==> flow/design.v <==
module mult16_top (
  input         clk,
  input  [15:0] a,
  input  [15:0] b,
  output [31:0] p
);
  reg  [15:0] a_r, b_r;
  reg  [31:0] p_r;
  wire [31:0] o;
  multiplier_16bit u_mul (.a(a_r), .b(b_r), .o(o));
  always @(posedge clk) begin
    a_r <= a;
    b_r <= b;
    p_r <= o;
  end
  assign p = p_r;
endmodule

module ha(input a, b, output sum, cout);
  assign {cout, sum} = a + b;
endmodule
module fa(input a, b, cin, output sum, cout);
  assign {cout, sum} = a + b + cin;
endmodule
module multiplier_16bit(input [15:0] a, b, output [31:0] o);
  wire [254:0] c;
  wire [209:0] s;
  assign o[0] = a[0] & b[0];
  ha ha1(.a(a[1]&b[0]), .b(a[0]&b[1]), .sum(o[1]), .cout(c[0]));
  ha ha2(.a(a[2]&b[0]), .b(a[1]&b[1]), .sum(s[0]), .cout(c[1]));
  ha ha3(.a(a[3]&b[0]), .b(a[2]&b[1]), .sum(s[1]), .cout(c[2]));
  ha ha4(.a(a[4]&b[0]), .b(a[3]&b[1]), .sum(s[2]), .cout(c[3]));
  ha ha5(.a(a[5]&b[0]), .b(a[4]&b[1]), .sum(s[3]), .cout(c[4]));
  ha ha6(.a(a[6]&b[0]), .b(a[5]&b[1]), .sum(s[4]), .cout(c[5]));
  ha ha7(.a(a[7]&b[0]), .b(a[6]&b[1]), .sum(s[5]), .cout(c[6]));
  ha ha8(.a(a[8]&b[0]), .b(a[7]&b[1]), .sum(s[6]), .cout(c[7]));
  ha ha9(.a(a[9]&b[0]), .b(a[8]&b[1]), .sum(s[7]), .cout(c[8]));
  ha ha10(.a(a[10]&b[0]), .b(a[9]&b[1]), .sum(s[8]), .cout(c[9]));
  ha ha11(.a(a[11]&b[0]), .b(a[10]&b[1]), .sum(s[9]), .cout(c[10]));
  ha ha12(.a(a[12]&b[0]), .b(a[11]&b[1]), .sum(s[10]), .cout(c[11]));
  ha ha13(.a(a[13]&b[0]), .b(a[12]&b[1]), .sum(s[11]), .cout(c[12]));
  ha ha14(.a(a[14]&b[0]), .b(a[13]&b[1]), .sum(s[12]), .cout(c[13]));
  ha ha15(.a(a[15]&b[0]), .b(a[14]&b[1]), .sum(s[13]), .cout(c[14]));
  fa fa1(.a(a[0]&b[2]), .b(s[0]), .cin(c[0]), .sum(o[2]), .cout(c[15]));
  fa fa2(.a(a[1]&b[2]), .b(s[1]), .cin(c[1]), .sum(s[14]), .cout(c[16]));
  fa fa3(.a(a[2]&b[2]), .b(s[2]), .cin(c[2]), .sum(s[15]), .cout(c[17]));
  fa fa4(.a(a[3]&b[2]), .b(s[3]), .cin(c[3]), .sum(s[16]), .cout(c[18]));
  fa fa5(.a(a[4]&b[2]), .b(s[4]), .cin(c[4]), .sum(s[17]), .cout(c[19]));
  fa fa6(.a(a[5]&b[2]), .b(s[5]), .cin(c[5]), .sum(s[18]), .cout(c[20]));
  fa fa7(.a(a[6]&b[2]), .b(s[6]), .cin(c[6]), .sum(s[19]), .cout(c[21]));
  fa fa8(.a(a[7]&b[2]), .b(s[7]), .cin(c[7]), .sum(s[20]), .cout(c[22]));
  fa fa9(.a(a[8]&b[2]), .b(s[8]), .cin(c[8]), .sum(s[21]), .cout(c[23]));
  fa fa10(.a(a[9]&b[2]), .b(s[9]), .cin(c[9]), .sum(s[22]), .cout(c[24]));
  fa fa11(.a(a[10]&b[2]), .b(s[10]), .cin(c[10]), .sum(s[23]), .cout(c[25]));
  fa fa12(.a(a[11]&b[2]), .b(s[11]), .cin(c[11]), .sum(s[24]), .cout(c[26]));
  fa fa13(.a(a[12]&b[2]), .b(s[12]), .cin(c[12]), .sum(s[25]), .cout(c[27]));
  fa fa14(.a(a[13]&b[2]), .b(s[13]), .cin(c[13]), .sum(s[26]), .cout(c[28]));
  fa fa15(.a(a[14]&b[2]), .b(a[15]&b[1]), .cin(c[14]), .sum(s[27]), .cout(c[29]));
  fa fa16(.a(a[0]&b[3]), .b(s[14]), .cin(c[15]), .sum(o[3]), .cout(c[30]));
  fa fa17(.a(a[1]&b[3]), .b(s[15]), .cin(c[16]), .sum(s[28]), .cout(c[31]));
  fa fa18(.a(a[2]&b[3]), .b(s[16]), .cin(c[17]), .sum(s[29]), .cout(c[32]));
  fa fa19(.a(a[3]&b[3]), .b(s[17]), .cin(c[18]), .sum(s[30]), .cout(c[33]));
  fa fa20(.a(a[4]&b[3]), .b(s[18]), .cin(c[19]), .sum(s[31]), .cout(c[34]));
  fa fa21(.a(a[5]&b[3]), .b(s[19]), .cin(c[20]), .sum(s[32]), .cout(c[35]));
  fa fa22(.a(a[6]&b[3]), .b(s[20]), .cin(c[21]), .sum(s[33]), .cout(c[36]));
  fa fa23(.a(a[7]&b[3]), .b(s[21]), .cin(c[22]), .sum(s[34]), .cout(c[37]));
  fa fa24(.a(a[8]&b[3]), .b(s[22]), .cin(c[23]), .sum(s[35]), .cout(c[38]));
  fa fa25(.a(a[9]&b[3]), .b(s[23]), .cin(c[24]), .sum(s[36]), .cout(c[39]));
  fa fa26(.a(a[10]&b[3]), .b(s[24]), .cin(c[25]), .sum(s[37]), .cout(c[40]));
  fa fa27(.a(a[11]&b[3]), .b(s[25]), .cin(c[26]), .sum(s[38]), .cout(c[41]));
  fa fa28(.a(a[12]&b[3]), .b(s[26]), .cin(c[27]), .sum(s[39]), .cout(c[42]));
  fa fa29(.a(a[13]&b[3]), .b(s[27]), .cin(c[28]), .sum(s[40]), .cout(c[43]));
  fa fa30(.a(a[14]&b[3]), .b(a[15]&b[2]), .cin(c[29]), .sum(s[41]), .cout(c[44]));
  fa fa31(.a(a[0]&b[4]), .b(s[28]), .cin(c[30]), .sum(o[4]), .cout(c[45]));
  fa fa32(.a(a[1]&b[4]), .b(s[29]), .cin(c[31]), .sum(s[42]), .cout(c[46]));
  fa fa33(.a(a[2]&b[4]), .b(s[30]), .cin(c[32]), .sum(s[43]), .cout(c[47]));
  fa fa34(.a(a[3]&b[4]), .b(s[31]), .cin(c[33]), .sum(s[44]), .cout(c[48]));
  fa fa35(.a(a[4]&b[4]), .b(s[32]), .cin(c[34]), .sum(s[45]), .cout(c[49]));
  fa fa36(.a(a[5]&b[4]), .b(s[33]), .cin(c[35]), .sum(s[46]), .cout(c[50]));
  fa fa37(.a(a[6]&b[4]), .b(s[34]), .cin(c[36]), .sum(s[47]), .cout(c[51]));
  fa fa38(.a(a[7]&b[4]), .b(s[35]), .cin(c[37]), .sum(s[48]), .cout(c[52]));
  fa fa39(.a(a[8]&b[4]), .b(s[36]), .cin(c[38]), .sum(s[49]), .cout(c[53]));
  fa fa40(.a(a[9]&b[4]), .b(s[37]), .cin(c[39]), .sum(s[50]), .cout(c[54]));
  fa fa41(.a(a[10]&b[4]), .b(s[38]), .cin(c[40]), .sum(s[51]), .cout(c[55]));
  fa fa42(.a(a[11]&b[4]), .b(s[39]), .cin(c[41]), .sum(s[52]), .cout(c[56]));
  fa fa43(.a(a[12]&b[4]), .b(s[40]), .cin(c[42]), .sum(s[53]), .cout(c[57]));
  fa fa44(.a(a[13]&b[4]), .b(s[41]), .cin(c[43]), .sum(s[54]), .cout(c[58]));
  fa fa45(.a(a[14]&b[4]), .b(a[15]&b[3]), .cin(c[44]), .sum(s[55]), .cout(c[59]));
  fa fa46(.a(a[0]&b[5]), .b(s[42]), .cin(c[45]), .sum(o[5]), .cout(c[60]));
  fa fa47(.a(a[1]&b[5]), .b(s[43]), .cin(c[46]), .sum(s[56]), .cout(c[61]));
  fa fa48(.a(a[2]&b[5]), .b(s[44]), .cin(c[47]), .sum(s[57]), .cout(c[62]));
  fa fa49(.a(a[3]&b[5]), .b(s[45]), .cin(c[48]), .sum(s[58]), .cout(c[63]));
  fa fa50(.a(a[4]&b[5]), .b(s[46]), .cin(c[49]), .sum(s[59]), .cout(c[64]));
  fa fa51(.a(a[5]&b[5]), .b(s[47]), .cin(c[50]), .sum(s[60]), .cout(c[65]));
  fa fa52(.a(a[6]&b[5]), .b(s[48]), .cin(c[51]), .sum(s[61]), .cout(c[66]));
  fa fa53(.a(a[7]&b[5]), .b(s[49]), .cin(c[52]), .sum(s[62]), .cout(c[67]));
  fa fa54(.a(a[8]&b[5]), .b(s[50]), .cin(c[53]), .sum(s[63]), .cout(c[68]));
  fa fa55(.a(a[9]&b[5]), .b(s[51]), .cin(c[54]), .sum(s[64]), .cout(c[69]));
  fa fa56(.a(a[10]&b[5]), .b(s[52]), .cin(c[55]), .sum(s[65]), .cout(c[70]));
  fa fa57(.a(a[11]&b[5]), .b(s[53]), .cin(c[56]), .sum(s[66]), .cout(c[71]));
  fa fa58(.a(a[12]&b[5]), .b(s[54]), .cin(c[57]), .sum(s[67]), .cout(c[72]));
  fa fa59(.a(a[13]&b[5]), .b(s[55]), .cin(c[58]), .sum(s[68]), .cout(c[73]));
  fa fa60(.a(a[14]&b[5]), .b(a[15]&b[4]), .cin(c[59]), .sum(s[69]), .cout(c[74]));
  fa fa61(.a(a[0]&b[6]), .b(s[56]), .cin(c[60]), .sum(o[6]), .cout(c[75]));
  fa fa62(.a(a[1]&b[6]), .b(s[57]), .cin(c[61]), .sum(s[70]), .cout(c[76]));
  fa fa63(.a(a[2]&b[6]), .b(s[58]), .cin(c[62]), .sum(s[71]), .cout(c[77]));
  fa fa64(.a(a[3]&b[6]), .b(s[59]), .cin(c[63]), .sum(s[72]), .cout(c[78]));
  fa fa65(.a(a[4]&b[6]), .b(s[60]), .cin(c[64]), .sum(s[73]), .cout(c[79]));
  fa fa66(.a(a[5]&b[6]), .b(s[61]), .cin(c[65]), .sum(s[74]), .cout(c[80]));
  fa fa67(.a(a[6]&b[6]), .b(s[62]), .cin(c[66]), .sum(s[75]), .cout(c[81]));
  fa fa68(.a(a[7]&b[6]), .b(s[63]), .cin(c[67]), .sum(s[76]), .cout(c[82]));
  fa fa69(.a(a[8]&b[6]), .b(s[64]), .cin(c[68]), .sum(s[77]), .cout(c[83]));
  fa fa70(.a(a[9]&b[6]), .b(s[65]), .cin(c[69]), .sum(s[78]), .cout(c[84]));
  fa fa71(.a(a[10]&b[6]), .b(s[66]), .cin(c[70]), .sum(s[79]), .cout(c[85]));
  fa fa72(.a(a[11]&b[6]), .b(s[67]), .cin(c[71]), .sum(s[80]), .cout(c[86]));
  fa fa73(.a(a[12]&b[6]), .b(s[68]), .cin(c[72]), .sum(s[81]), .cout(c[87]));
  fa fa74(.a(a[13]&b[6]), .b(s[69]), .cin(c[73]), .sum(s[82]), .cout(c[88]));
  fa fa75(.a(a[14]&b[6]), .b(a[15]&b[5]), .cin(c[74]), .sum(s[83]), .cout(c[89]));
  fa fa76(.a(a[0]&b[7]), .b(s[70]), .cin(c[75]), .sum(o[7]), .cout(c[90]));
  fa fa77(.a(a[1]&b[7]), .b(s[71]), .cin(c[76]), .sum(s[84]), .cout(c[91]));
  fa fa78(.a(a[2]&b[7]), .b(s[72]), .cin(c[77]), .sum(s[85]), .cout(c[92]));
  fa fa79(.a(a[3]&b[7]), .b(s[73]), .cin(c[78]), .sum(s[86]), .cout(c[93]));
  fa fa80(.a(a[4]&b[7]), .b(s[74]), .cin(c[79]), .sum(s[87]), .cout(c[94]));
  fa fa81(.a(a[5]&b[7]), .b(s[75]), .cin(c[80]), .sum(s[88]), .cout(c[95]));
  fa fa82(.a(a[6]&b[7]), .b(s[76]), .cin(c[81]), .sum(s[89]), .cout(c[96]));
  fa fa83(.a(a[7]&b[7]), .b(s[77]), .cin(c[82]), .sum(s[90]), .cout(c[97]));
  fa fa84(.a(a[8]&b[7]), .b(s[78]), .cin(c[83]), .sum(s[91]), .cout(c[98]));
  fa fa85(.a(a[9]&b[7]), .b(s[79]), .cin(c[84]), .sum(s[92]), .cout(c[99]));
  fa fa86(.a(a[10]&b[7]), .b(s[80]), .cin(c[85]), .sum(s[93]), .cout(c[100]));
  fa fa87(.a(a[11]&b[7]), .b(s[81]), .cin(c[86]), .sum(s[94]), .cout(c[101]));
  fa fa88(.a(a[12]&b[7]), .b(s[82]), .cin(c[87]), .sum(s[95]), .cout(c[102]));
  fa fa89(.a(a[13]&b[7]), .b(s[83]), .cin(c[88]), .sum(s[96]), .cout(c[103]));
  fa fa90(.a(a[14]&b[7]), .b(a[15]&b[6]), .cin(c[89]), .sum(s[97]), .cout(c[104]));
  fa fa91(.a(a[0]&b[8]), .b(s[84]), .cin(c[90]), .sum(o[8]), .cout(c[105]));
  fa fa92(.a(a[1]&b[8]), .b(s[85]), .cin(c[91]), .sum(s[98]), .cout(c[106]));
  fa fa93(.a(a[2]&b[8]), .b(s[86]), .cin(c[92]), .sum(s[99]), .cout(c[107]));
  fa fa94(.a(a[3]&b[8]), .b(s[87]), .cin(c[93]), .sum(s[100]), .cout(c[108]));
  fa fa95(.a(a[4]&b[8]), .b(s[88]), .cin(c[94]), .sum(s[101]), .cout(c[109]));
  fa fa96(.a(a[5]&b[8]), .b(s[89]), .cin(c[95]), .sum(s[102]), .cout(c[110]));
  fa fa97(.a(a[6]&b[8]), .b(s[90]), .cin(c[96]), .sum(s[103]), .cout(c[111]));
  fa fa98(.a(a[7]&b[8]), .b(s[91]), .cin(c[97]), .sum(s[104]), .cout(c[112]));
  fa fa99(.a(a[8]&b[8]), .b(s[92]), .cin(c[98]), .sum(s[105]), .cout(c[113]));
  fa fa100(.a(a[9]&b[8]), .b(s[93]), .cin(c[99]), .sum(s[106]), .cout(c[114]));
  fa fa101(.a(a[10]&b[8]), .b(s[94]), .cin(c[100]), .sum(s[107]), .cout(c[115]));
  fa fa102(.a(a[11]&b[8]), .b(s[95]), .cin(c[101]), .sum(s[108]), .cout(c[116]));
  fa fa103(.a(a[12]&b[8]), .b(s[96]), .cin(c[102]), .sum(s[109]), .cout(c[117]));
  fa fa104(.a(a[13]&b[8]), .b(s[97]), .cin(c[103]), .sum(s[110]), .cout(c[118]));
  fa fa105(.a(a[14]&b[8]), .b(a[15]&b[7]), .cin(c[104]), .sum(s[111]), .cout(c[119]));
  fa fa106(.a(a[0]&b[9]), .b(s[98]), .cin(c[105]), .sum(o[9]), .cout(c[120]));
  fa fa107(.a(a[1]&b[9]), .b(s[99]), .cin(c[106]), .sum(s[112]), .cout(c[121]));
  fa fa108(.a(a[2]&b[9]), .b(s[100]), .cin(c[107]), .sum(s[113]), .cout(c[122]));
  fa fa109(.a(a[3]&b[9]), .b(s[101]), .cin(c[108]), .sum(s[114]), .cout(c[123]));
  fa fa110(.a(a[4]&b[9]), .b(s[102]), .cin(c[109]), .sum(s[115]), .cout(c[124]));
  fa fa111(.a(a[5]&b[9]), .b(s[103]), .cin(c[110]), .sum(s[116]), .cout(c[125]));
  fa fa112(.a(a[6]&b[9]), .b(s[104]), .cin(c[111]), .sum(s[117]), .cout(c[126]));
  fa fa113(.a(a[7]&b[9]), .b(s[105]), .cin(c[112]), .sum(s[118]), .cout(c[127]));
  fa fa114(.a(a[8]&b[9]), .b(s[106]), .cin(c[113]), .sum(s[119]), .cout(c[128]));
  fa fa115(.a(a[9]&b[9]), .b(s[107]), .cin(c[114]), .sum(s[120]), .cout(c[129]));
  fa fa116(.a(a[10]&b[9]), .b(s[108]), .cin(c[115]), .sum(s[121]), .cout(c[130]));
  fa fa117(.a(a[11]&b[9]), .b(s[109]), .cin(c[116]), .sum(s[122]), .cout(c[131]));
  fa fa118(.a(a[12]&b[9]), .b(s[110]), .cin(c[117]), .sum(s[123]), .cout(c[132]));
  fa fa119(.a(a[13]&b[9]), .b(s[111]), .cin(c[118]), .sum(s[124]), .cout(c[133]));
  fa fa120(.a(a[14]&b[9]), .b(a[15]&b[8]), .cin(c[119]), .sum(s[125]), .cout(c[134]));
  fa fa121(.a(a[0]&b[10]), .b(s[112]), .cin(c[120]), .sum(o[10]), .cout(c[135]));
  fa fa122(.a(a[1]&b[10]), .b(s[113]), .cin(c[121]), .sum(s[126]), .cout(c[136]));
  fa fa123(.a(a[2]&b[10]), .b(s[114]), .cin(c[122]), .sum(s[127]), .cout(c[137]));
  fa fa124(.a(a[3]&b[10]), .b(s[115]), .cin(c[123]), .sum(s[128]), .cout(c[138]));
  fa fa125(.a(a[4]&b[10]), .b(s[116]), .cin(c[124]), .sum(s[129]), .cout(c[139]));
  fa fa126(.a(a[5]&b[10]), .b(s[117]), .cin(c[125]), .sum(s[130]), .cout(c[140]));
  fa fa127(.a(a[6]&b[10]), .b(s[118]), .cin(c[126]), .sum(s[131]), .cout(c[141]));
  fa fa128(.a(a[7]&b[10]), .b(s[119]), .cin(c[127]), .sum(s[132]), .cout(c[142]));
  fa fa129(.a(a[8]&b[10]), .b(s[120]), .cin(c[128]), .sum(s[133]), .cout(c[143]));
  fa fa130(.a(a[9]&b[10]), .b(s[121]), .cin(c[129]), .sum(s[134]), .cout(c[144]));
  fa fa131(.a(a[10]&b[10]), .b(s[122]), .cin(c[130]), .sum(s[135]), .cout(c[145]));
  fa fa132(.a(a[11]&b[10]), .b(s[123]), .cin(c[131]), .sum(s[136]), .cout(c[146]));
  fa fa133(.a(a[12]&b[10]), .b(s[124]), .cin(c[132]), .sum(s[137]), .cout(c[147]));
  fa fa134(.a(a[13]&b[10]), .b(s[125]), .cin(c[133]), .sum(s[138]), .cout(c[148]));
  fa fa135(.a(a[14]&b[10]), .b(a[15]&b[9]), .cin(c[134]), .sum(s[139]), .cout(c[149]));
  fa fa136(.a(a[0]&b[11]), .b(s[126]), .cin(c[135]), .sum(o[11]), .cout(c[150]));
  fa fa137(.a(a[1]&b[11]), .b(s[127]), .cin(c[136]), .sum(s[140]), .cout(c[151]));
  fa fa138(.a(a[2]&b[11]), .b(s[128]), .cin(c[137]), .sum(s[141]), .cout(c[152]));
  fa fa139(.a(a[3]&b[11]), .b(s[129]), .cin(c[138]), .sum(s[142]), .cout(c[153]));
  fa fa140(.a(a[4]&b[11]), .b(s[130]), .cin(c[139]), .sum(s[143]), .cout(c[154]));
  fa fa141(.a(a[5]&b[11]), .b(s[131]), .cin(c[140]), .sum(s[144]), .cout(c[155]));
  fa fa142(.a(a[6]&b[11]), .b(s[132]), .cin(c[141]), .sum(s[145]), .cout(c[156]));
  fa fa143(.a(a[7]&b[11]), .b(s[133]), .cin(c[142]), .sum(s[146]), .cout(c[157]));
  fa fa144(.a(a[8]&b[11]), .b(s[134]), .cin(c[143]), .sum(s[147]), .cout(c[158]));
  fa fa145(.a(a[9]&b[11]), .b(s[135]), .cin(c[144]), .sum(s[148]), .cout(c[159]));
  fa fa146(.a(a[10]&b[11]), .b(s[136]), .cin(c[145]), .sum(s[149]), .cout(c[160]));
  fa fa147(.a(a[11]&b[11]), .b(s[137]), .cin(c[146]), .sum(s[150]), .cout(c[161]));
  fa fa148(.a(a[12]&b[11]), .b(s[138]), .cin(c[147]), .sum(s[151]), .cout(c[162]));
  fa fa149(.a(a[13]&b[11]), .b(s[139]), .cin(c[148]), .sum(s[152]), .cout(c[163]));
  fa fa150(.a(a[14]&b[11]), .b(a[15]&b[10]), .cin(c[149]), .sum(s[153]), .cout(c[164]));
  fa fa151(.a(a[0]&b[12]), .b(s[140]), .cin(c[150]), .sum(o[12]), .cout(c[165]));
  fa fa152(.a(a[1]&b[12]), .b(s[141]), .cin(c[151]), .sum(s[154]), .cout(c[166]));
  fa fa153(.a(a[2]&b[12]), .b(s[142]), .cin(c[152]), .sum(s[155]), .cout(c[167]));
  fa fa154(.a(a[3]&b[12]), .b(s[143]), .cin(c[153]), .sum(s[156]), .cout(c[168]));
  fa fa155(.a(a[4]&b[12]), .b(s[144]), .cin(c[154]), .sum(s[157]), .cout(c[169]));
  fa fa156(.a(a[5]&b[12]), .b(s[145]), .cin(c[155]), .sum(s[158]), .cout(c[170]));
  fa fa157(.a(a[6]&b[12]), .b(s[146]), .cin(c[156]), .sum(s[159]), .cout(c[171]));
  fa fa158(.a(a[7]&b[12]), .b(s[147]), .cin(c[157]), .sum(s[160]), .cout(c[172]));
  fa fa159(.a(a[8]&b[12]), .b(s[148]), .cin(c[158]), .sum(s[161]), .cout(c[173]));
  fa fa160(.a(a[9]&b[12]), .b(s[149]), .cin(c[159]), .sum(s[162]), .cout(c[174]));
  fa fa161(.a(a[10]&b[12]), .b(s[150]), .cin(c[160]), .sum(s[163]), .cout(c[175]));
  fa fa162(.a(a[11]&b[12]), .b(s[151]), .cin(c[161]), .sum(s[164]), .cout(c[176]));
  fa fa163(.a(a[12]&b[12]), .b(s[152]), .cin(c[162]), .sum(s[165]), .cout(c[177]));
  fa fa164(.a(a[13]&b[12]), .b(s[153]), .cin(c[163]), .sum(s[166]), .cout(c[178]));
  fa fa165(.a(a[14]&b[12]), .b(a[15]&b[11]), .cin(c[164]), .sum(s[167]), .cout(c[179]));
  fa fa166(.a(a[0]&b[13]), .b(s[154]), .cin(c[165]), .sum(o[13]), .cout(c[180]));
  fa fa167(.a(a[1]&b[13]), .b(s[155]), .cin(c[166]), .sum(s[168]), .cout(c[181]));
  fa fa168(.a(a[2]&b[13]), .b(s[156]), .cin(c[167]), .sum(s[169]), .cout(c[182]));
  fa fa169(.a(a[3]&b[13]), .b(s[157]), .cin(c[168]), .sum(s[170]), .cout(c[183]));
  fa fa170(.a(a[4]&b[13]), .b(s[158]), .cin(c[169]), .sum(s[171]), .cout(c[184]));
  fa fa171(.a(a[5]&b[13]), .b(s[159]), .cin(c[170]), .sum(s[172]), .cout(c[185]));
  fa fa172(.a(a[6]&b[13]), .b(s[160]), .cin(c[171]), .sum(s[173]), .cout(c[186]));
  fa fa173(.a(a[7]&b[13]), .b(s[161]), .cin(c[172]), .sum(s[174]), .cout(c[187]));
  fa fa174(.a(a[8]&b[13]), .b(s[162]), .cin(c[173]), .sum(s[175]), .cout(c[188]));
  fa fa175(.a(a[9]&b[13]), .b(s[163]), .cin(c[174]), .sum(s[176]), .cout(c[189]));
  fa fa176(.a(a[10]&b[13]), .b(s[164]), .cin(c[175]), .sum(s[177]), .cout(c[190]));
  fa fa177(.a(a[11]&b[13]), .b(s[165]), .cin(c[176]), .sum(s[178]), .cout(c[191]));
  fa fa178(.a(a[12]&b[13]), .b(s[166]), .cin(c[177]), .sum(s[179]), .cout(c[192]));
  fa fa179(.a(a[13]&b[13]), .b(s[167]), .cin(c[178]), .sum(s[180]), .cout(c[193]));
  fa fa180(.a(a[14]&b[13]), .b(a[15]&b[12]), .cin(c[179]), .sum(s[181]), .cout(c[194]));
  fa fa181(.a(a[0]&b[14]), .b(s[168]), .cin(c[180]), .sum(o[14]), .cout(c[195]));
  fa fa182(.a(a[1]&b[14]), .b(s[169]), .cin(c[181]), .sum(s[182]), .cout(c[196]));
  fa fa183(.a(a[2]&b[14]), .b(s[170]), .cin(c[182]), .sum(s[183]), .cout(c[197]));
  fa fa184(.a(a[3]&b[14]), .b(s[171]), .cin(c[183]), .sum(s[184]), .cout(c[198]));
  fa fa185(.a(a[4]&b[14]), .b(s[172]), .cin(c[184]), .sum(s[185]), .cout(c[199]));
  fa fa186(.a(a[5]&b[14]), .b(s[173]), .cin(c[185]), .sum(s[186]), .cout(c[200]));
  fa fa187(.a(a[6]&b[14]), .b(s[174]), .cin(c[186]), .sum(s[187]), .cout(c[201]));
  fa fa188(.a(a[7]&b[14]), .b(s[175]), .cin(c[187]), .sum(s[188]), .cout(c[202]));
  fa fa189(.a(a[8]&b[14]), .b(s[176]), .cin(c[188]), .sum(s[189]), .cout(c[203]));
  fa fa190(.a(a[9]&b[14]), .b(s[177]), .cin(c[189]), .sum(s[190]), .cout(c[204]));
  fa fa191(.a(a[10]&b[14]), .b(s[178]), .cin(c[190]), .sum(s[191]), .cout(c[205]));
  fa fa192(.a(a[11]&b[14]), .b(s[179]), .cin(c[191]), .sum(s[192]), .cout(c[206]));
  fa fa193(.a(a[12]&b[14]), .b(s[180]), .cin(c[192]), .sum(s[193]), .cout(c[207]));
  fa fa194(.a(a[13]&b[14]), .b(s[181]), .cin(c[193]), .sum(s[194]), .cout(c[208]));
  fa fa195(.a(a[14]&b[14]), .b(a[15]&b[13]), .cin(c[194]), .sum(s[195]), .cout(c[209]));
  fa fa196(.a(a[0]&b[15]), .b(s[182]), .cin(c[195]), .sum(o[15]), .cout(c[210]));
  fa fa197(.a(a[1]&b[15]), .b(s[183]), .cin(c[196]), .sum(s[196]), .cout(c[211]));
  fa fa198(.a(a[2]&b[15]), .b(s[184]), .cin(c[197]), .sum(s[197]), .cout(c[212]));
  fa fa199(.a(a[3]&b[15]), .b(s[185]), .cin(c[198]), .sum(s[198]), .cout(c[213]));
  fa fa200(.a(a[4]&b[15]), .b(s[186]), .cin(c[199]), .sum(s[199]), .cout(c[214]));
  fa fa201(.a(a[5]&b[15]), .b(s[187]), .cin(c[200]), .sum(s[200]), .cout(c[215]));
  fa fa202(.a(a[6]&b[15]), .b(s[188]), .cin(c[201]), .sum(s[201]), .cout(c[216]));
  fa fa203(.a(a[7]&b[15]), .b(s[189]), .cin(c[202]), .sum(s[202]), .cout(c[217]));
  fa fa204(.a(a[8]&b[15]), .b(s[190]), .cin(c[203]), .sum(s[203]), .cout(c[218]));
  fa fa205(.a(a[9]&b[15]), .b(s[191]), .cin(c[204]), .sum(s[204]), .cout(c[219]));
  fa fa206(.a(a[10]&b[15]), .b(s[192]), .cin(c[205]), .sum(s[205]), .cout(c[220]));
  fa fa207(.a(a[11]&b[15]), .b(s[193]), .cin(c[206]), .sum(s[206]), .cout(c[221]));
  fa fa208(.a(a[12]&b[15]), .b(s[194]), .cin(c[207]), .sum(s[207]), .cout(c[222]));
  fa fa209(.a(a[13]&b[15]), .b(s[195]), .cin(c[208]), .sum(s[208]), .cout(c[223]));
  fa fa210(.a(a[14]&b[15]), .b(a[15]&b[14]), .cin(c[209]), .sum(s[209]), .cout(c[224]));
  ha ha16(.a(c[210]), .b(s[196]), .sum(o[16]), .cout(c[225]));
  fa fa211(.a(c[211]), .b(s[197]), .cin(c[225]), .sum(o[17]), .cout(c[226]));
  fa fa212(.a(c[212]), .b(s[198]), .cin(c[226]), .sum(o[18]), .cout(c[227]));
  fa fa213(.a(c[213]), .b(s[199]), .cin(c[227]), .sum(o[19]), .cout(c[228]));
  fa fa214(.a(c[214]), .b(s[200]), .cin(c[228]), .sum(o[20]), .cout(c[229]));
  fa fa215(.a(c[215]), .b(s[201]), .cin(c[229]), .sum(o[21]), .cout(c[230]));
  fa fa216(.a(c[216]), .b(s[202]), .cin(c[230]), .sum(o[22]), .cout(c[231]));
  fa fa217(.a(c[217]), .b(s[203]), .cin(c[231]), .sum(o[23]), .cout(c[232]));
  fa fa218(.a(c[218]), .b(s[204]), .cin(c[232]), .sum(o[24]), .cout(c[233]));
  fa fa219(.a(c[219]), .b(s[205]), .cin(c[233]), .sum(o[25]), .cout(c[234]));
  fa fa220(.a(c[220]), .b(s[206]), .cin(c[234]), .sum(o[26]), .cout(c[235]));
  fa fa221(.a(c[221]), .b(s[207]), .cin(c[235]), .sum(o[27]), .cout(c[236]));
  fa fa222(.a(c[222]), .b(s[208]), .cin(c[236]), .sum(o[28]), .cout(c[237]));
  fa fa223(.a(c[223]), .b(s[209]), .cin(c[237]), .sum(o[29]), .cout(c[238]));
  fa fa224(.a(c[224]), .b(a[15]&b[15]), .cin(c[238]), .sum(o[30]), .cout(o[31]));
endmodule
Wiki page: mult16_top / tool data

== Reports on mult16_top ==
Tool output for the design above before and after an edit, in the order of the flow.
"original" refers to lines of the RTL above, "edited" to lines of the edited file.
"difference": "edited" minus "original" as printed here. "relative change": 100 x difference / "original".
Operators: Yosys type, input widths -> output width; for muxes data width and select width s.
Library cell names are shortened.
The mark n/a stands for no value.

* Design top: mult16_top
* Clock: clk
* Library: sky130hd
* Timing corner: tt_025C_1v80

== The edit ==
The edit as a unified diff against the file above.
This change comes from a script, not from a designer. The edited design behaves differently; no optimisation was intended.

<pre>
@@ -16,5 +16,4 @@
   assign p = p_r;
 endmodule
-
 module ha(input a, b, output sum, cout);
   assign {cout, sum} = a + b;
@@ -94,5 +93,5 @@
   fa fa51(.a(a[5]&b[5]), .b(s[47]), .cin(c[50]), .sum(s[60]), .cout(c[65]));
   fa fa52(.a(a[6]&b[5]), .b(s[48]), .cin(c[51]), .sum(s[61]), .cout(c[66]));
-  fa fa53(.a(a[7]&b[5]), .b(s[49]), .cin(c[52]), .sum(s[62]), .cout(c[67]));
+  fa fa53(.a(a[7]+b[5]), .b(s[49]), .cin(c[52]), .sum(s[62]), .cout(c[67]));
   fa fa54(.a(a[8]&b[5]), .b(s[50]), .cin(c[53]), .sum(s[63]), .cout(c[68]));
   fa fa55(.a(a[9]&b[5]), .b(s[51]), .cin(c[54]), .sum(s[64]), .cout(c[69]));
</pre>

== Word level ==
Source: Yosys, flattened and elaborated, memories not mapped. Widths are those after wreduce; folded enables and synchronous resets count as part of the registers. Registers that Yosys merges into a memory's read port (data or address) are not register bits. Print and check cells do not count. Equal cells are merged and count once.

{| class="wikitable"
|+ Cells by class
! what !! original !! edited !! difference !! relative change (%)
|-
| add/subtract/negate cells || 464 || 465 || +1 || +0.22
|-
| bitwise gates (word level) || 256 || 255 || -1 || -0.39
|}

{| class="wikitable"
|+ Operator list
! kind !! original !! edited !! difference !! relative change (%)
|-
| $and 1x1->1 || 256 || 255 || -1 || -0.39
|-
| $add 1x1->1 || 0 || 1 || +1 || n/a
|}

Operator kinds equal on both sides are left out: 2.

{| class="wikitable"
|+ Bit counts
! what !! original !! edited !! difference !! relative change (%)
|-
| flip-flop bits (word level) || 64 || 64 || 0 || 0.00
|-
| input bits || 33 || 33 || 0 || 0.00
|-
| elaborated cells || 723 || 723 || 0 || 0.00
|}

== Longest topological paths ==
Longest topological path by Yosys (ltp), each cell counted once; first at word level (registers and memories cut), then after technology mapping (sequential cells cut; the memories' decode and read muxes count).

{| class="wikitable"
|+ Depth
! what !! original !! edited !! difference !! relative change (%)
|-
| depth in word-level cells || 45 || 45 || 0 || 0.00
|-
| ABC_AREA || 0 || 0 || n/a || n/a
|-
| mapped depth || 38 || 38 || 0 || 0.00
|}

== After synthesis ==
The flow's flattened synthesis, as Yosys stat reports it; memories are mapped. The netlist is that of the ABC_AREA named above (0 if unset); the other value can give another one.

{| class="wikitable"
|+ Cells by type
! cell type !! original !! edited !! difference !! relative change (%)
|-
| and2_1 || 27 || 38 || +11 || +40.74
|-
| and2_2 || 11 || 0 || -11 || -100.00
|-
| buf_4 || 3 || 7 || +4 || +133.33
|-
| buf_6 || 29 || 26 || -3 || -10.34
|-
| buf_2 || 11 || 9 || -2 || -18.18
|-
| clkbuf_2 || 0 || 2 || +2 || n/a
|-
| nand2_1 || 218 || 217 || -1 || -0.46
|-
| xnor2_1 || 0 || 1 || +1 || n/a
|}

Cell types equal on both sides are left out: 4.

{| class="wikitable"
|+ Synthesis totals
! what !! original !! edited !! difference !! relative change (%)
|-
| standard cells after synthesis || 674 || 675 || +1 || +0.15
|-
| chip area (Yosys) (um^2) || 7706.1 || 7693.6 || -12.5 || -0.16
|-
| flip-flops || 64 || 64 || 0 || 0.00
|-
| buffer cells || 43 || 44 || +1 || +2.33
|}

By module: a second synthesis without flattening, with its own total; a netlist apart from the flattened one above.

{| class="wikitable"
|+ Second synthesis, totals
! what !! original !! edited !! difference !! relative change (%)
|-
| cells (unflattened synthesis) || 592 || 592 || 0 || 0.00
|-
| area (unflattened synthesis) (um^2) || 7856.3 || 7795.0 || -61.3 || -0.78
|}

Rows give one instance, submodules left out.

{| class="wikitable"
|+ Modules, original
! module !! instances !! cells !! area (um^2) !! sequential area (um^2)
|-
| fa || 224 || 1 || 20.0 || 0.0
|-
| multiplier_16bit || 1 || 288 || 1890.6 || 0.0
|-
| mult16_top || 1 || 64 || 1281.2 || 1281.2
|-
| ha || 16 || 1 || 12.5 || 0.0
|}

{| class="wikitable"
|+ Modules, edited
! module !! instances !! cells !! area (um^2) !! sequential area (um^2)
|-
| fa || 224 || 1 || 20.0 || 0.0
|-
| multiplier_16bit || 1 || 288 || 1829.3 || 0.0
|-
| mult16_top || 1 || 64 || 1281.2 || 1281.2
|-
| ha || 16 || 1 || 12.5 || 0.0
|}

== Timing after synthesis ==
Path of least setup slack by OpenSTA after synthesis, without wires, with an ideal clock, recovery checks aside; 20% of the period is set as input and as output delay. Where synthesis merged equal registers, the netlist keeps one of their names.

{| class="wikitable"
|+ Timing path after synthesis
! what !! original !! edited !! difference !! relative change (%)
|-
| path type || flip-flop to flip-flop || flip-flop to flip-flop || n/a || n/a
|-
| from || register b_r[0] || register b_r[1] || n/a || n/a
|-
| to || register p_r[30] || register p_r[30] || n/a || n/a
|-
| period (ps) || 15000 || 15000 || 0 || 0.00
|-
| setup time (ps) || 131 || 131 || 0 || n/a
|-
| data arrival time (ps) || 13408 || 13409 || +1 || +0.01
|-
| slack (ps) || 1461 || 1460 || -1 || n/a
|-
| path delay (ps) || 13539 || 13540 || +1 || +0.01
|-
| stages || 37 || 37 || 0 || 0.00
|-
| path buffers || 1 || 1 || 0 || 0.00
|-
| synthesis period reached (ps) || 13539 || 13540 || +1 || +0.01
|}

"path delay" is the arrival time less input delay plus setup time.
"stages" counts driving pins, that of a launching flip-flop among them; a cell with two outputs on the path counts twice.
"synthesis period reached" is the clock period less the worst setup slack; recovery checks do not enter. This is arithmetic on one report: input and output delays are still those of the set period (20% each).
The rows between start and end are the longest chain of elaborated cells between them; the timing report does not say that the signal goes this way. Where chains are equally long, one stands for them.
Each line given opens the expression or statement behind the cell; cells for indexed reads and writes are added by Yosys, which also makes memories of some case tables.

On the way, after synthesis, original:
* Cells stage by stage: dfxtp_1 > buf_6 > and2_1 > ha_1 > fa_1 > inv_1 > fa_1 > fa_1 > fa_1 > fa_1 > fa_1 > fa_1 > fa_1 > fa_1 > fa_1 > fa_1 > fa_1 > fa_1 > inv_1 > fa_1 > ha_1 > fa_1 > fa_1 > fa_1 > fa_1 > fa_1 > fa_1 > fa_1 > fa_1 > fa_1 > fa_1 > fa_1 > inv_1 > fa_1 > fa_1 > inv_1 > fa_1
* Length of the longest elaborated chain: 45
* Elaborated cells between the ends (all ways): 465
* Those cells by class: add/sub (450); logic (15)

{| class="wikitable"
|+ RTL lines, path after synthesis, original
! what !! line !! text
|-
| start, declared || 7 || <nowiki>reg  [15:0] a_r, b_r;</nowiki>
|-
| start, assigned || 13 || <nowiki>b_r <= b;</nowiki>
|-
| $and 1x1->1 || 43 || <nowiki>ha ha15(.a(a[15]&b[0]), .b(a[14]&b[1]), .sum(s[13]), .cout(c[14]));</nowiki>
|-
| $add 1x1->2 || 20 || <nowiki>assign {cout, sum} = a + b;</nowiki>
|-
| $add 1x1->2 || 23 || <nowiki>assign {cout, sum} = a + b + cin;</nowiki>
|-
| $add 2x1->2 || 23 ||
|-
| $add 1x1->2 || 23 ||
|-
| $add 2x1->2 || 23 ||
|-
| $add 1x1->2 || 23 ||
|-
| [... 18 more ...] || n/a ||
|-
| $add 2x1->2 || 23 ||
|-
| $add 1x1->2 || 23 ||
|-
| $add 2x1->2 || 23 ||
|-
| $add 1x1->2 || 23 ||
|-
| $add 2x1->2 || 23 ||
|-
| $add 1x1->2 || 20 ||
|-
| $add 2x1->2 (14 in a row) || 23 ||
|-
| end, assigned || 14 || <nowiki>p_r <= o;</nowiki>
|-
| end, declared || 8 || <nowiki>reg  [31:0] p_r;</nowiki>
|}

On the way, after synthesis, edited:
* Cells stage by stage: dfxtp_1 > buf_6 > and2_1 > ha_1 > fa_1 > inv_1 > fa_1 > fa_1 > fa_1 > fa_1 > fa_1 > fa_1 > fa_1 > fa_1 > fa_1 > fa_1 > fa_1 > fa_1 > inv_1 > fa_1 > ha_1 > fa_1 > fa_1 > fa_1 > fa_1 > fa_1 > fa_1 > fa_1 > fa_1 > fa_1 > fa_1 > fa_1 > inv_1 > fa_1 > fa_1 > inv_1 > fa_1
* Length of the longest elaborated chain: 45
* Elaborated cells between the ends (all ways): 467
* Those cells by class: add/sub (451); logic (16)

{| class="wikitable"
|+ RTL lines, path after synthesis, edited
! what !! line !! text
|-
| start, declared || 7 || <nowiki>reg  [15:0] a_r, b_r;</nowiki>
|-
| start, assigned || 13 || <nowiki>b_r <= b;</nowiki>
|-
| $and 1x1->1 || 42 || <nowiki>ha ha15(.a(a[15]&b[0]), .b(a[14]&b[1]), .sum(s[13]), .cout(c[14]));</nowiki>
|-
| $add 1x1->2 || 19 || <nowiki>assign {cout, sum} = a + b;</nowiki>
|-
| $add 1x1->2 || 22 || <nowiki>assign {cout, sum} = a + b + cin;</nowiki>
|-
| $add 2x1->2 || 22 ||
|-
| $add 1x1->2 || 22 ||
|-
| $add 2x1->2 || 22 ||
|-
| $add 1x1->2 || 22 ||
|-
| [... 18 more ...] || n/a ||
|-
| $add 2x1->2 || 22 ||
|-
| $add 1x1->2 || 22 ||
|-
| $add 2x1->2 || 22 ||
|-
| $add 1x1->2 || 22 ||
|-
| $add 2x1->2 || 22 ||
|-
| $add 1x1->2 || 19 ||
|-
| $add 2x1->2 (14 in a row) || 22 ||
|-
| end, assigned || 14 || <nowiki>p_r <= o;</nowiki>
|-
| end, declared || 8 || <nowiki>reg  [31:0] p_r;</nowiki>
|}

== Worst path after layout ==
Path of least setup slack in the final report of each run of pair 1 (OpenROAD, finished layout, wires in). Where an end is a register, its clock arrival counts in the times.
The path's times are printed in steps of 10 ps; the period is the one set.

{| class="wikitable"
|+ Timing path post-layout
! what !! original !! edited !! difference !! relative change (%)
|-
| path type || flip-flop to flip-flop || flip-flop to flip-flop || n/a || n/a
|-
| from || register a_r[13] || register a_r[14] || n/a || n/a
|-
| to || register p_r[30] || register p_r[30] || n/a || n/a
|-
| period (ps) || 15000 || 15000 || 0 || 0.00
|-
| setup time (ps) || 120 || 120 || 0 || n/a
|-
| data arrival time (ps) || 14280 || 14260 || -20 || -0.14
|-
| slack (ps) || 940 || 960 || +20 || n/a
|-
| stages || 36 || 36 || 0 || 0.00
|-
| path buffers || 0 || 0 || 0 || n/a
|}

The rows between start and end are the longest chain of elaborated cells between them; the timing report does not say that the signal goes this way. Where chains are equally long, one stands for them.

On the way, post-layout, original:
* Cells stage by stage: dfxtp_1 > and2_2 > ha_1 > inv_1 > fa_1 > fa_1 > fa_1 > fa_1 > fa_1 > fa_1 > fa_1 > fa_1 > fa_1 > fa_1 > fa_1 > fa_1 > fa_1 > inv_1 > fa_1 > ha_1 > fa_1 > fa_1 > fa_1 > fa_1 > fa_1 > fa_1 > fa_1 > fa_1 > fa_1 > fa_1 > fa_1 > inv_1 > fa_1 > fa_1 > inv_1 > fa_1
* Length of the longest elaborated chain: 44
* Elaborated cells between the ends (all ways): 306
* Those cells by class: add/sub (290); logic (16)

{| class="wikitable"
|+ RTL lines, path post-layout, original
! what !! line !! text
|-
| start, declared || 7 || <nowiki>reg  [15:0] a_r, b_r;</nowiki>
|-
| start, assigned || 12 || <nowiki>a_r <= a;</nowiki>
|-
| $and 1x1->1 || 57 || <nowiki>fa fa14(.a(a[13]&b[2]), .b(s[13]), .cin(c[13]), .sum(s[26]), .cout(c[28]));</nowiki>
|-
| $add 1x1->2 || 23 || <nowiki>assign {cout, sum} = a + b + cin;</nowiki>
|-
| $add 2x1->2 || 23 ||
|-
| $add 1x1->2 || 23 ||
|-
| $add 2x1->2 || 23 ||
|-
| $add 1x1->2 || 23 ||
|-
| $add 2x1->2 || 23 ||
|-
| [... 17 more ...] || n/a ||
|-
| $add 2x1->2 || 23 ||
|-
| $add 1x1->2 || 23 ||
|-
| $add 2x1->2 || 23 ||
|-
| $add 1x1->2 || 23 ||
|-
| $add 2x1->2 || 23 ||
|-
| $add 1x1->2 || 20 || <nowiki>assign {cout, sum} = a + b;</nowiki>
|-
| $add 2x1->2 (14 in a row) || 23 ||
|-
| end, assigned || 14 || <nowiki>p_r <= o;</nowiki>
|-
| end, declared || 8 || <nowiki>reg  [31:0] p_r;</nowiki>
|}

On the way, post-layout, edited:
* Cells stage by stage: dfxtp_1 > and2_1 > ha_1 > inv_1 > fa_1 > fa_1 > fa_1 > fa_1 > fa_1 > fa_1 > fa_1 > fa_1 > fa_1 > fa_1 > fa_1 > fa_1 > fa_1 > inv_1 > fa_1 > ha_1 > fa_1 > fa_1 > fa_1 > fa_1 > fa_1 > fa_1 > fa_1 > fa_1 > fa_1 > fa_1 > fa_1 > inv_1 > fa_1 > fa_1 > inv_1 > fa_1
* Length of the longest elaborated chain: 45
* Elaborated cells between the ends (all ways): 311
* Those cells by class: add/sub (295); logic (16)

{| class="wikitable"
|+ RTL lines, path post-layout, edited
! what !! line !! text
|-
| start, declared || 7 || <nowiki>reg  [15:0] a_r, b_r;</nowiki>
|-
| start, assigned || 12 || <nowiki>a_r <= a;</nowiki>
|-
| $and 1x1->1 || 42 || <nowiki>ha ha15(.a(a[15]&b[0]), .b(a[14]&b[1]), .sum(s[13]), .cout(c[14]));</nowiki>
|-
| $add 1x1->2 || 19 || <nowiki>assign {cout, sum} = a + b;</nowiki>
|-
| $add 1x1->2 || 22 || <nowiki>assign {cout, sum} = a + b + cin;</nowiki>
|-
| $add 2x1->2 || 22 ||
|-
| $add 1x1->2 || 22 ||
|-
| $add 2x1->2 || 22 ||
|-
| $add 1x1->2 || 22 ||
|-
| [... 18 more ...] || n/a ||
|-
| $add 2x1->2 || 22 ||
|-
| $add 1x1->2 || 22 ||
|-
| $add 2x1->2 || 22 ||
|-
| $add 1x1->2 || 22 ||
|-
| $add 2x1->2 || 22 ||
|-
| $add 1x1->2 || 19 ||
|-
| $add 2x1->2 (14 in a row) || 22 ||
|-
| end, assigned || 14 || <nowiki>p_r <= o;</nowiki>
|-
| end, declared || 8 || <nowiki>reg  [31:0] p_r;</nowiki>
|}

== Measured runs ==
Runs of the flow (Yosys, OpenROAD) on both versions; the two runs of a pair have the same settings. The constraints put input and output delay at 20% of the set period each and load the outputs with 0.01 pF.

Flow settings, pair 1:
* CORE_UTILIZATION: 40
* period_ns: 15.0
* CAP_MARGIN: 20
* CORE_MARGIN: 2
* SLEW_MARGIN: 20

{| class="wikitable"
|+ Measured results, pair 1
! what !! original !! edited !! difference !! relative change (%)
|-
| cell area after synthesis (um^2) || 7706.1 || 7693.6 || -12.5 || -0.16
|-
| overall die area (um^2) || 20391.8 || 20359.0 || -32.8 || -0.16
|-
| area of the standard cells in the finished layout (um^2) || 8570.7 || 8541.9 || -28.8 || -0.34
|-
| utilization in the final report || 0.455 || 0.455 || 0.000 || n/a
|-
| worst setup slack after layout (ps) || 940 || 962 || +22 || n/a
|-
| setup TNS (ps) || 0 || 0 || 0 || n/a
|-
| worst hold slack (ps) || 709 || 714 || +5 || n/a
|-
| reached clock period (ps) || 14060 || 14038 || -22 || -0.16
|}

Flow settings, pair 2:
* CORE_ASPECT_RATIO: 0.66
* CORE_UTILIZATION: 60
* CTS_CLUSTER_DIAMETER: 273
* GPL_ROUTABILITY_DRIVEN: 1
* GPL_TIMING_DRIVEN: 0
* MAX_ROUTING_LAYER: met5
* MIN_ROUTING_LAYER: met1
* PLACE_DENSITY: 0.42
* SETUP_SLACK_MARGIN: 4.74
* SLEW_MARGIN: 40
* period_ns: 23.6
* CAP_MARGIN: 20
* CORE_MARGIN: 2

{| class="wikitable"
|+ Measured results, pair 2
! what !! original !! edited !! difference !! relative change (%)
|-
| cell area after synthesis (um^2) || 7706.1 || 7693.6 || -12.5 || -0.16
|-
| overall die area (um^2) || 13786.0 || 13764.2 || -21.8 || -0.16
|-
| area of the standard cells in the finished layout (um^2) || 8827.2 || 8839.7 || +12.5 || +0.14
|-
| utilization in the final report || 0.708 || 0.709 || +0.001 || n/a
|-
| worst setup slack after layout (ps) || 9637 || 9531 || -106 || n/a
|-
| setup TNS (ps) || 0 || 0 || 0 || n/a
|-
| worst hold slack (ps) || 598 || 611 || +13 || n/a
|-
| reached clock period (ps) || 13963 || 14069 || +106 || +0.76
|}

"reached clock period": clock period set for the run, less the worst setup slack. It is reckoned from that one timing run; input and output delays stay at 20% of the period that was set.
